==> flow/design.v <==
module JAM (
input CLK,
input RST,
output reg [2:0] W,
output reg [2:0] J,
input [6:0] Cost,
output reg [3:0] MatchCount,
output reg [9:0] MinCost,
output reg Valid );
reg [2:0] n_state;
reg [2:0] c_state;
reg [2:0] max_index;
reg [2:0] max;
reg [2:0] sortlist [0:7];
reg directions [0:7];
reg sortable;
reg [2:0] list_index;
reg [9:0] cost_sum;
reg [9:0] cost_min;
parameter IDLE          = 3'd0,
          CAL_COST      = 3'd1,
          MIN_CONFIRM   = 3'd2,
          MOVE          = 3'd3,
          FIN           = 3'd4
;
always@(posedge CLK or posedge RST) begin
    if (RST) c_state <= IDLE;
    else c_state <= n_state;
end
always@(*) begin
    case(c_state)
        IDLE : n_state = CAL_COST;
        CAL_COST : n_state = (W == 3'd7) ? MIN_CONFIRM : c_state;
        MIN_CONFIRM : n_state = MOVE;
        MOVE : n_state = (sortable == 1'b0) ? FIN : CAL_COST;
        default : n_state = c_state;
    endcase
end
always @(posedge CLK or posedge RST) begin
    if(RST) list_index <= 3'd0;
    else if(n_state == CAL_COST) list_index <= list_index + 3'd1;
    else list_index <= 3'd0;
end
always @(posedge CLK or posedge RST) begin
    if(RST)begin
        sortlist[0] <= 3'd0;
        sortlist[1] <= 3'd1;
        sortlist[2] <= 3'd2;
        sortlist[3] <= 3'd3;
        sortlist[4] <= 3'd4;
        sortlist[5] <= 3'd5;
        sortlist[6] <= 3'd6;
        sortlist[7] <= 3'd7;
    end
    else if(c_state == MOVE && sortable == 1'b1)begin
        if(directions[sortlist[max_index]] == 1'b0)begin
            sortlist[max_index] <= sortlist[max_index-1];
            sortlist[max_index-1] <= sortlist[max_index];
        end
        else if(directions[sortlist[max_index]] == 1'b1)begin
            sortlist[max_index] <= sortlist[max_index+1];
            sortlist[max_index+1] <= sortlist[max_index];
        end
    end
end
always @(posedge CLK or posedge RST) begin
    if(RST)begin
        directions[0] <= 1'b0;
        directions[1] <= 1'b0;
        directions[2] <= 1'b0;
        directions[3] <= 1'b0;
        directions[4] <= 1'b0;
        directions[5] <= 1'b0;
        directions[6] <= 1'b0;
        directions[7] <= 1'b0;
    end
    else if(c_state == MOVE && sortable == 1'b1)begin
        directions[sortlist[0]] <= (sortlist[max_index] < sortlist[0]) ? ~directions[sortlist[0]] : directions[sortlist[0]];
        directions[sortlist[1]] <= (sortlist[max_index] < sortlist[1]) ? ~directions[sortlist[1]] : directions[sortlist[1]];
        directions[sortlist[2]] <= (sortlist[max_index] < sortlist[2]) ? ~directions[sortlist[2]] : directions[sortlist[2]];
        directions[sortlist[3]] <= (sortlist[max_index] < sortlist[3]) ? ~directions[sortlist[3]] : directions[sortlist[3]];
        directions[sortlist[4]] <= (sortlist[max_index] < sortlist[4]) ? ~directions[sortlist[4]] : directions[sortlist[4]];
        directions[sortlist[5]] <= (sortlist[max_index] < sortlist[5]) ? ~directions[sortlist[5]] : directions[sortlist[5]];
        directions[sortlist[6]] <= (sortlist[max_index] < sortlist[6]) ? ~directions[sortlist[6]] : directions[sortlist[6]];
        directions[sortlist[7]] <= (sortlist[max_index] < sortlist[7]) ? ~directions[sortlist[7]] : directions[sortlist[7]];
    end
end
always @(*) begin
    begin
        max_index = 3'd0;
        max = 3'd0;
        if(max < sortlist[0] && (directions[sortlist[0]] == 1'b1 && sortlist[0] > sortlist[1]))begin
            max = sortlist[0];
            max_index = 3'd0;
        end
        if(max < sortlist[1] &&((directions[sortlist[1]] == 1'b0 && sortlist[1] > sortlist[0])||(directions[sortlist[1]] == 1'b1 && sortlist[1] > sortlist[2])))begin
            max = sortlist[1];
            max_index = 3'd1;
        end
        if(max < sortlist[2] &&((directions[sortlist[2]] == 1'b0 && sortlist[2] > sortlist[1])||(directions[sortlist[2]] == 1'b1 && sortlist[2] > sortlist[3])))begin
            max = sortlist[2];
            max_index = 3'd2;
        end
        if(max < sortlist[3] &&((directions[sortlist[3]] == 1'b0 && sortlist[3] > sortlist[2])||(directions[sortlist[3]] == 1'b1 && sortlist[3] > sortlist[4])))begin
            max = sortlist[3];
            max_index = 3'd3;
        end
        if(max < sortlist[4] &&((directions[sortlist[4]] == 1'b0 && sortlist[4] > sortlist[3])||(directions[sortlist[4]] == 1'b1 && sortlist[4] > sortlist[5])))begin
            max = sortlist[4];
            max_index = 3'd4;
        end
        if(max < sortlist[5] &&((directions[sortlist[5]] == 1'b0 && sortlist[5] > sortlist[4])||(directions[sortlist[5]] == 1'b1 && sortlist[5] > sortlist[6])))begin
            max = sortlist[5];
            max_index = 3'd5;
        end
        if(max < sortlist[6] &&((directions[sortlist[6]] == 1'b0 && sortlist[6] > sortlist[5])||(directions[sortlist[6]] == 1'b1 && sortlist[6] > sortlist[7])))begin
            max = sortlist[6];
            max_index = 3'd6;
        end
        if(max < sortlist[7] &&((directions[sortlist[7]] == 1'b0 && sortlist[7] > sortlist[6])))begin
            max = sortlist[7];
            max_index = 3'd7;
        end
    end
end
always @(*) begin
    sortable = 1'b0;
    sortable = ( directions[sortlist[0]] == 1'b1 && sortlist[0] > sortlist[1]) ? 1'b1 : sortable;
    sortable = ((directions[sortlist[1]] == 1'b0 && sortlist[1] > sortlist[0])||(directions[sortlist[1]] == 1'b1 && sortlist[1] > sortlist[2])) ? 1'b1 : sortable;
    sortable = ((directions[sortlist[2]] == 1'b0 && sortlist[2] > sortlist[1])||(directions[sortlist[2]] == 1'b1 && sortlist[2] > sortlist[3])) ? 1'b1 : sortable;
    sortable = ((directions[sortlist[3]] == 1'b0 && sortlist[3] > sortlist[2])||(directions[sortlist[3]] == 1'b1 && sortlist[3] > sortlist[4])) ? 1'b1 : sortable;
    sortable = ((directions[sortlist[4]] == 1'b0 && sortlist[4] > sortlist[3])||(directions[sortlist[4]] == 1'b1 && sortlist[4] > sortlist[5])) ? 1'b1 : sortable;
    sortable = ((directions[sortlist[5]] == 1'b0 && sortlist[5] > sortlist[4])||(directions[sortlist[5]] == 1'b1 && sortlist[5] > sortlist[6])) ? 1'b1 : sortable;
    sortable = ((directions[sortlist[6]] == 1'b0 && sortlist[6] > sortlist[5])||(directions[sortlist[6]] == 1'b1 && sortlist[6] > sortlist[7])) ? 1'b1 : sortable;
    sortable = ( directions[sortlist[7]] == 1'b0 && sortlist[7] > sortlist[6]) ? 1'b1 : sortable;
end
always @(posedge CLK or posedge RST) begin
    if(RST) W <= 3'd0;
    else if(c_state == CAL_COST) W <= list_index;
end
always @(*) begin
    J = sortlist[W];
end
always @(posedge CLK or posedge RST) begin
    if(RST) cost_sum <= 10'd0;
    else if(c_state == CAL_COST) cost_sum <= cost_sum + Cost;
    else cost_sum <= 10'd0;
end
always @(posedge CLK or posedge RST) begin
    if(RST) cost_min <= 10'd1023;
    else if(c_state == MIN_CONFIRM) cost_min <= (cost_min > cost_sum) ? cost_sum : cost_min;
end
always @(posedge CLK or posedge RST) begin
    if(RST) MinCost <= 10'd0;
    else if(c_state == FIN) MinCost <= cost_min;
end
always @(posedge CLK or posedge RST) begin
    if(RST) MatchCount <= 4'd0;
    else if(c_state == MIN_CONFIRM)begin
        if(cost_min > cost_sum) MatchCount <= 4'd1;
        else if(cost_min == cost_sum) MatchCount <= MatchCount + 4'd1;
    end
end
always @(posedge CLK or posedge RST) begin
    if(RST) Valid <= 1'b0;
    else if(c_state == FIN) Valid <= 1'b1;
end
endmodule
# From RTL to reports: JAM
# What the tools print for JAM, step after step.
# Lines are those of the file above, counted from 1.
# Operators carry their Yosys type and port widths (W data, S select, Z words).
# Cell names lack the library's common part.
# The mark n/a stands for no value.
[inputs]
top_module = "JAM"
clk_port = "CLK"
cell_library = "sky130hd"
corner = "tt_025C_1v80"

# Elaborated design
# Counts by Yosys on the flattened word-level netlist (proc, flatten, opt, wreduce). Print and check cells are left out. Cells with the same type and inputs are merged into one.
[bits]
register_bits = 76
inputBits = 9
out_inout_bits = 21
elab_cells = 452
[op_classes]
n_addsub = 5
compare = 31
equal = 113
mux = 185
logic = 15
n_reduce_logical = 79
[op_table]
columns = ["op", "count"]
rows = [
  ["$mux W3", 67],
  ["$eq A3 B3 Y1 const B", 57],
  ["$pmux W3 S8", 4],
  ["$mux W1", 92],
  ["$eq A3 B2 Y1 const B", 30],
  ["$pmux W1 S8", 10],
  ["$reduce_bool A8 Y1", 8],
  ["$pmux W1 S7", 8],
  ["$eq A3 B1 Y1 const B", 16],
  ["$lt A3 B3 Y1", 15],
  ["$logic_not A3 Y1", 15],
  ["$gt A3 B3 Y1", 14],
  ["$reduce_and A4 Y1", 8],
  ["$reduce_bool A3 Y1", 8],
  ["$logic_and A1 B1 Y1", 23],
  ["$ne A3 B1 Y1 const B", 7],
  ["$reduce_and A2 Y1", 10],
  ["$not A1 Y1", 15],
  ["$pmux W3 S4", 1],
  ["$gt A10 B10 Y1", 1],
  ["$eq A10 B10 Y1", 1],
  ["$add A10 B7 Y10", 1],
  ["$mux W10", 1],
  ["$mux W4", 2],
  ["$logic_or A1 B1 Y1", 6],
  ["$add A3 B1 Y3 const B", 2],
  ["$add A4 B1 Y4 const B", 1],
  ["$lt A1 B3 Y1 const A", 1],
]
# Other operator kinds: 4; their cells: 4.

# Longest topological paths
# Yosys ltp: most cells in a row. Word level: on the elaborated netlist, between registers, memories and ports. Mapped: between sequential cells and ports; inverters and the memories' decode and read muxes count.
[logic_depth]
depth_word = 40
abc_area = 0
mapped_depth = 72

# Synthesis result
# Yosys stat after the flow's synthesis: flattened, memories mapped to cells. It holds for the ABC_AREA given above (unset counts as 0); a run with the other value may have another netlist.
[by_type]
columns = ["cell_type", "count"]
rows = [
  ["dfrtp_1", 55],
  ["ha_1", 71],
  ["dfstp_2", 23],
  ["mux2_2", 40],
  ["nand2_1", 114],
  ["mux2i_1", 42],
  ["a21oi_1", 66],
  ["o21ai_0", 66],
  ["nor2_1", 72],
  ["nand3_1", 50],
  ["nor3_1", 46],
  ["clkbuf_1", 50],
  ["inv_1", 49],
  ["a222oi_1", 17],
  ["a21o_1", 21],
  ["and2_1", 24],
  ["nor2b_1", 21],
  ["nand2b_1", 19],
]
# Other cell types: 75; their cells: 312.
[mapped]
mapped_cells = 1158
mapped_area_um2 = 9207.6
seq_area_um2 = 1980.6
ff_cells = 78
buffers = 69

# Timing after synthesis
# OpenSTA on the mapped netlist: ideal clock, no wires. The path of least setup slack (recovery checks aside). Input and output delay are each 20% of the period. Register names are those of the netlist, which keeps one name where synthesis merged equal registers.
[synth_path]
path_kind = "reg-to-reg"
from = "reg sortlist[0][2]"
to = "reg directions[7]"
period_ps = 16000
setup_ps = 90
t_first_pin_ps = 0
arrival_time_ps = 15008
slack_ps = 902
path_delay_ps = 15098
driving_pins = 69
synth_period_reached_ps = 15098
# "path_delay_ps" = arrival - input delay + setup time.
# "driving_pins" counts driving pins, that of a launching flip-flop among them; a cell with two outputs on the path counts twice.
# "synth_period_reached_ps" = period - worst setup slack (recovery checks aside). The figure is calculated, with input and output delays left at 20% of the set period.
# The rows between start and end are the longest chain of elaborated cells between them; the timing report does not say that the signal goes this way. Where chains are equally long, one stands for them.
# Each line given opens the expression or statement behind the cell; cells for indexed reads and writes are added by Yosys, which also makes memories of some case tables.
# At most two assigning lines are given for a register; there are more.
# Lines with a computed index may be missing from the assigning lines.
[synth_via]
cell_sequence = "dfrtp_1 > clkbuf_1 > mux2i_1 > o211ai_1 > o21ai_0 > nor2_1 > nor2_1 > a21oi_1 > and3_1 > ha_1 > a21oi_1 > nand3_1 > mux2i_1 > nand2_1 > mux2_2 > ha_1 > o21a_1 > a211oi_1 > [33 not listed] > nand4_1 > a31oi_1 > nor2b_1 > a211oi_4 > nor4_1 > ha_1 > a222oi_1 > a31o_1 > buf_4 > clkinv_1 > ha_1 > nor3_1 > o21ai_0 > nand2_1 > a311oi_1 > a41oi_1 > or4_1 > o221ai_1"
elab_chain_cells = 39
cone_cells = 106
cone_classes = "18 x compare; 14 x eq/ne; 50 x mux; 8 x logic; 16 x reduce/logical"
[synth_lines]
columns = ["item", "line", "rtl"]
rows = [
  ["from (decl)", 14, "reg [2:0] sortlist [0:7];"],
  ["from (assign)", 57, "sortlist[max_index] <= sortlist[max_index-1];"],
  ["from (assign)", 61, "sortlist[max_index] <= sortlist[max_index+1];"],
  ["$eq A3 B3 Y1", 92, "if(max < sortlist[0] && (directions[sortlist[0]] == 1'b1 && sortlist[0] > sortlist[1]))begin"],
  ["$pmux W1 S8", 92, ""],
  ["$logic_and A1 B1 Y1 (2 in a row)", 92, ""],
  ["$mux W3", 92, ""],
  ["$lt A3 B3 Y1", 96, "if(max < sortlist[1] &&((directions[sortlist[1]] == 1'b0 && sortlist[1] > sortlist[0])||(directions[sortlist[1 ..."],
  ["$logic_and A1 B1 Y1", 96, ""],
  ["$mux W3", 96, ""],
  ["[24 not listed]", "n/a", ""],
  ["$mux W1", 79, "directions[sortlist[1]] <= (sortlist[max_index] < sortlist[1]) ? ~directions[sortlist[1]] : directions[sortlis ..."],
  ["$mux W1", 80, "directions[sortlist[2]] <= (sortlist[max_index] < sortlist[2]) ? ~directions[sortlist[2]] : directions[sortlis ..."],
  ["$mux W1", 81, "directions[sortlist[3]] <= (sortlist[max_index] < sortlist[3]) ? ~directions[sortlist[3]] : directions[sortlis ..."],
  ["$mux W1", 82, "directions[sortlist[4]] <= (sortlist[max_index] < sortlist[4]) ? ~directions[sortlist[4]] : directions[sortlis ..."],
  ["$mux W1", 83, "directions[sortlist[5]] <= (sortlist[max_index] < sortlist[5]) ? ~directions[sortlist[5]] : directions[sortlis ..."],
  ["$mux W1", 84, "directions[sortlist[6]] <= (sortlist[max_index] < sortlist[6]) ? ~directions[sortlist[6]] : directions[sortlis ..."],
  ["$mux W1", 85, "directions[sortlist[7]] <= (sortlist[max_index] < sortlist[7]) ? ~directions[sortlist[7]] : directions[sortlis ..."],
  ["to (assign)", 84, ""],
  ["to (assign)", 85, ""],
  ["to (decl)", 15, "reg directions [0:7];"],
]

# Timing after layout
# From the final timing report of stored run 1: the path of least setup slack in the routed layout; clock arrival at registers is part of the times.
# The report prints the path's times to 10 ps; the period is as set.
[layout_path]
path_kind = "reg-to-reg"
from = "reg sortlist[1][2]"
to = "reg sortlist[1][1]"
period_ps = 15500
setup_ps = 120
t_first_pin_ps = 350
arrival_time_ps = 13750
slack_ps = 1990
driving_pins = 62
# The rows between start and end are the longest chain of elaborated cells between them; the timing report does not say that the signal goes this way. Where chains are equally long, one stands for them.
# At most two assigning lines are given for a register; there are more.
# Lines with a computed index may be missing from the assigning lines.
[layout_via]
cell_sequence = "dfrtp_1 > buf_4 > inv_1 > a211o_1 > a41oi_2 > mux2i_4 > nand2_2 > mux2_4 > ha_4 > nand2_2 > nand3b_1 > a21oi_2 > a21oi_2 > nand2_1 > o21ai_2 > ha_1 > a211o_1 > a211oi_2 > [26 not listed] > nand4_1 > a31oi_1 > nor2b_1 > a211oi_4 > nor4_4 > ha_2 > a222oi_1 > a31o_2 > buf_6 > buf_6 > o221ai_2 > mux2_4 > mux2i_4 > buf_12 > buf_12 > mux2i_4 > o21ai_4 > mux2_4"
elab_chain_cells = 39
cone_cells = 121
cone_classes = "2 x add/sub; 11 x compare; 44 x eq/ne; 40 x mux; 1 x logic; 23 x reduce/logical"
[layout_lines]
columns = ["item", "line", "rtl"]
rows = [
  ["from (decl)", 14, "reg [2:0] sortlist [0:7];"],
  ["from (assign)", 57, "sortlist[max_index] <= sortlist[max_index-1];"],
  ["from (assign)", 61, "sortlist[max_index] <= sortlist[max_index+1];"],
  ["$gt A3 B3 Y1", 92, "if(max < sortlist[0] && (directions[sortlist[0]] == 1'b1 && sortlist[0] > sortlist[1]))begin"],
  ["$logic_and A1 B1 Y1 (2 in a row)", 92, ""],
  ["$mux W3", 92, ""],
  ["$lt A3 B3 Y1", 96, "if(max < sortlist[1] &&((directions[sortlist[1]] == 1'b0 && sortlist[1] > sortlist[0])||(directions[sortlist[1 ..."],
  ["$logic_and A1 B1 Y1", 96, ""],
  ["$mux W3", 96, ""],
  ["$lt A3 B3 Y1", 100, "if(max < sortlist[2] &&((directions[sortlist[2]] == 1'b0 && sortlist[2] > sortlist[1])||(directions[sortlist[2 ..."],
  ["[24 not listed]", "n/a", ""],
  ["$mux W3", 55, "else if(c_state == MOVE && sortable == 1'b1)begin"],
  ["$eq A3 B3 Y1", 60, "else if(directions[sortlist[max_index]] == 1'b1)begin"],
  ["$pmux W1 S8", 60, ""],
  ["$mux W1", 56, "if(directions[sortlist[max_index]] == 1'b0)begin"],
  ["$mux W1", 55, ""],
  ["$mux W3", 60, ""],
  ["$mux W3", 56, ""],
  ["to (assign)", 57, ""],
  ["to (assign)", 61, ""],
  ["to (decl)", 14, ""],
]

# 4 stored runs of JAM in the flow (synthesis by Yosys, layout by OpenROAD, sky130hd cells), in arbitrary order. Constraints: input delay and output delay 20% of the set period each, output load 0.01 pF.
# By "achieved_period_ps" is meant the clock period of the run minus its worst setup slack. This is arithmetic on one report: input and output delays are still those of the set period (20% each).

[[run]]
name = "stored run 1"
[run.settings]
CORE_UTILIZATION = 40
SETUP_SLACK_MARGIN = 4.0
period_ns = 15.5
CAP_MARGIN = 20
CORE_MARGIN = 2
SLEW_MARGIN = 20
[run.results]
synthArea_um2 = 9207.6
die_area_um2 = 24248.7
finish.utilization_pct = 54.5
ws_setup_ps = 1992
timing.setup.tns_ps = 0
final_hold_ws_ps = 456
achieved_period_ps = 13508

[[run]]
name = "stored run 2"
[run.settings]
ABC_AREA = 0
CELL_PAD_IN_SITES_DETAIL_PLACEMENT = 2
CORE_ASPECT_RATIO = 0.81
CORE_MARGIN = 9
CORE_UTILIZATION = 17
CTS_CLUSTER_DIAMETER = 328
CTS_CLUSTER_SIZE = 95
GPL_ROUTABILITY_DRIVEN = 1
GPL_TIMING_DRIVEN = 1
HOLD_SLACK_MARGIN = 0.05
MIN_ROUTING_LAYER = "met2"
PLACE_DENSITY_LB_ADDON = 0.25
SETUP_SLACK_MARGIN = 1.93
SLEW_MARGIN = 25
TNS_END_PERCENT = 60
period_ns = 24.4
CAP_MARGIN = 20
[run.results]
synthArea_um2 = 9207.6
die_area_um2 = 62910.6
finish.utilization_pct = 19.9
ws_setup_ps = 4409
timing.setup.tns_ps = 0
final_hold_ws_ps = 469
achieved_period_ps = 19991

[[run]]
name = "stored run 3"
[run.settings]
ABC_AREA = 1
CELL_PAD_IN_SITES_DETAIL_PLACEMENT = 2
CORE_ASPECT_RATIO = 0.81
CORE_MARGIN = 9
CORE_UTILIZATION = 17
CTS_CLUSTER_DIAMETER = 95
GPL_ROUTABILITY_DRIVEN = 0
HOLD_SLACK_MARGIN = 0.05
PLACE_DENSITY_LB_ADDON = 0.25
SETUP_SLACK_MARGIN = -0.82
SLEW_MARGIN = 5
TNS_END_PERCENT = 80
period_ns = 12.4
CAP_MARGIN = 20
[run.results]
synthArea_um2 = 8993.6
die_area_um2 = 61553.5
finish.utilization_pct = 20.0
ws_setup_ps = 5
timing.setup.tns_ps = 0
final_hold_ws_ps = 475
achieved_period_ps = 12395

[[run]]
name = "stored run 4"
[run.settings]
CORE_UTILIZATION = 40
period_ns = 15.5
CAP_MARGIN = 20
CORE_MARGIN = 2
SLEW_MARGIN = 20
[run.results]
synthArea_um2 = 9207.6
die_area_um2 = 24248.7
finish.utilization_pct = 46.1
ws_setup_ps = 834
timing.setup.tns_ps = 0
final_hold_ws_ps = 438
achieved_period_ps = 14666
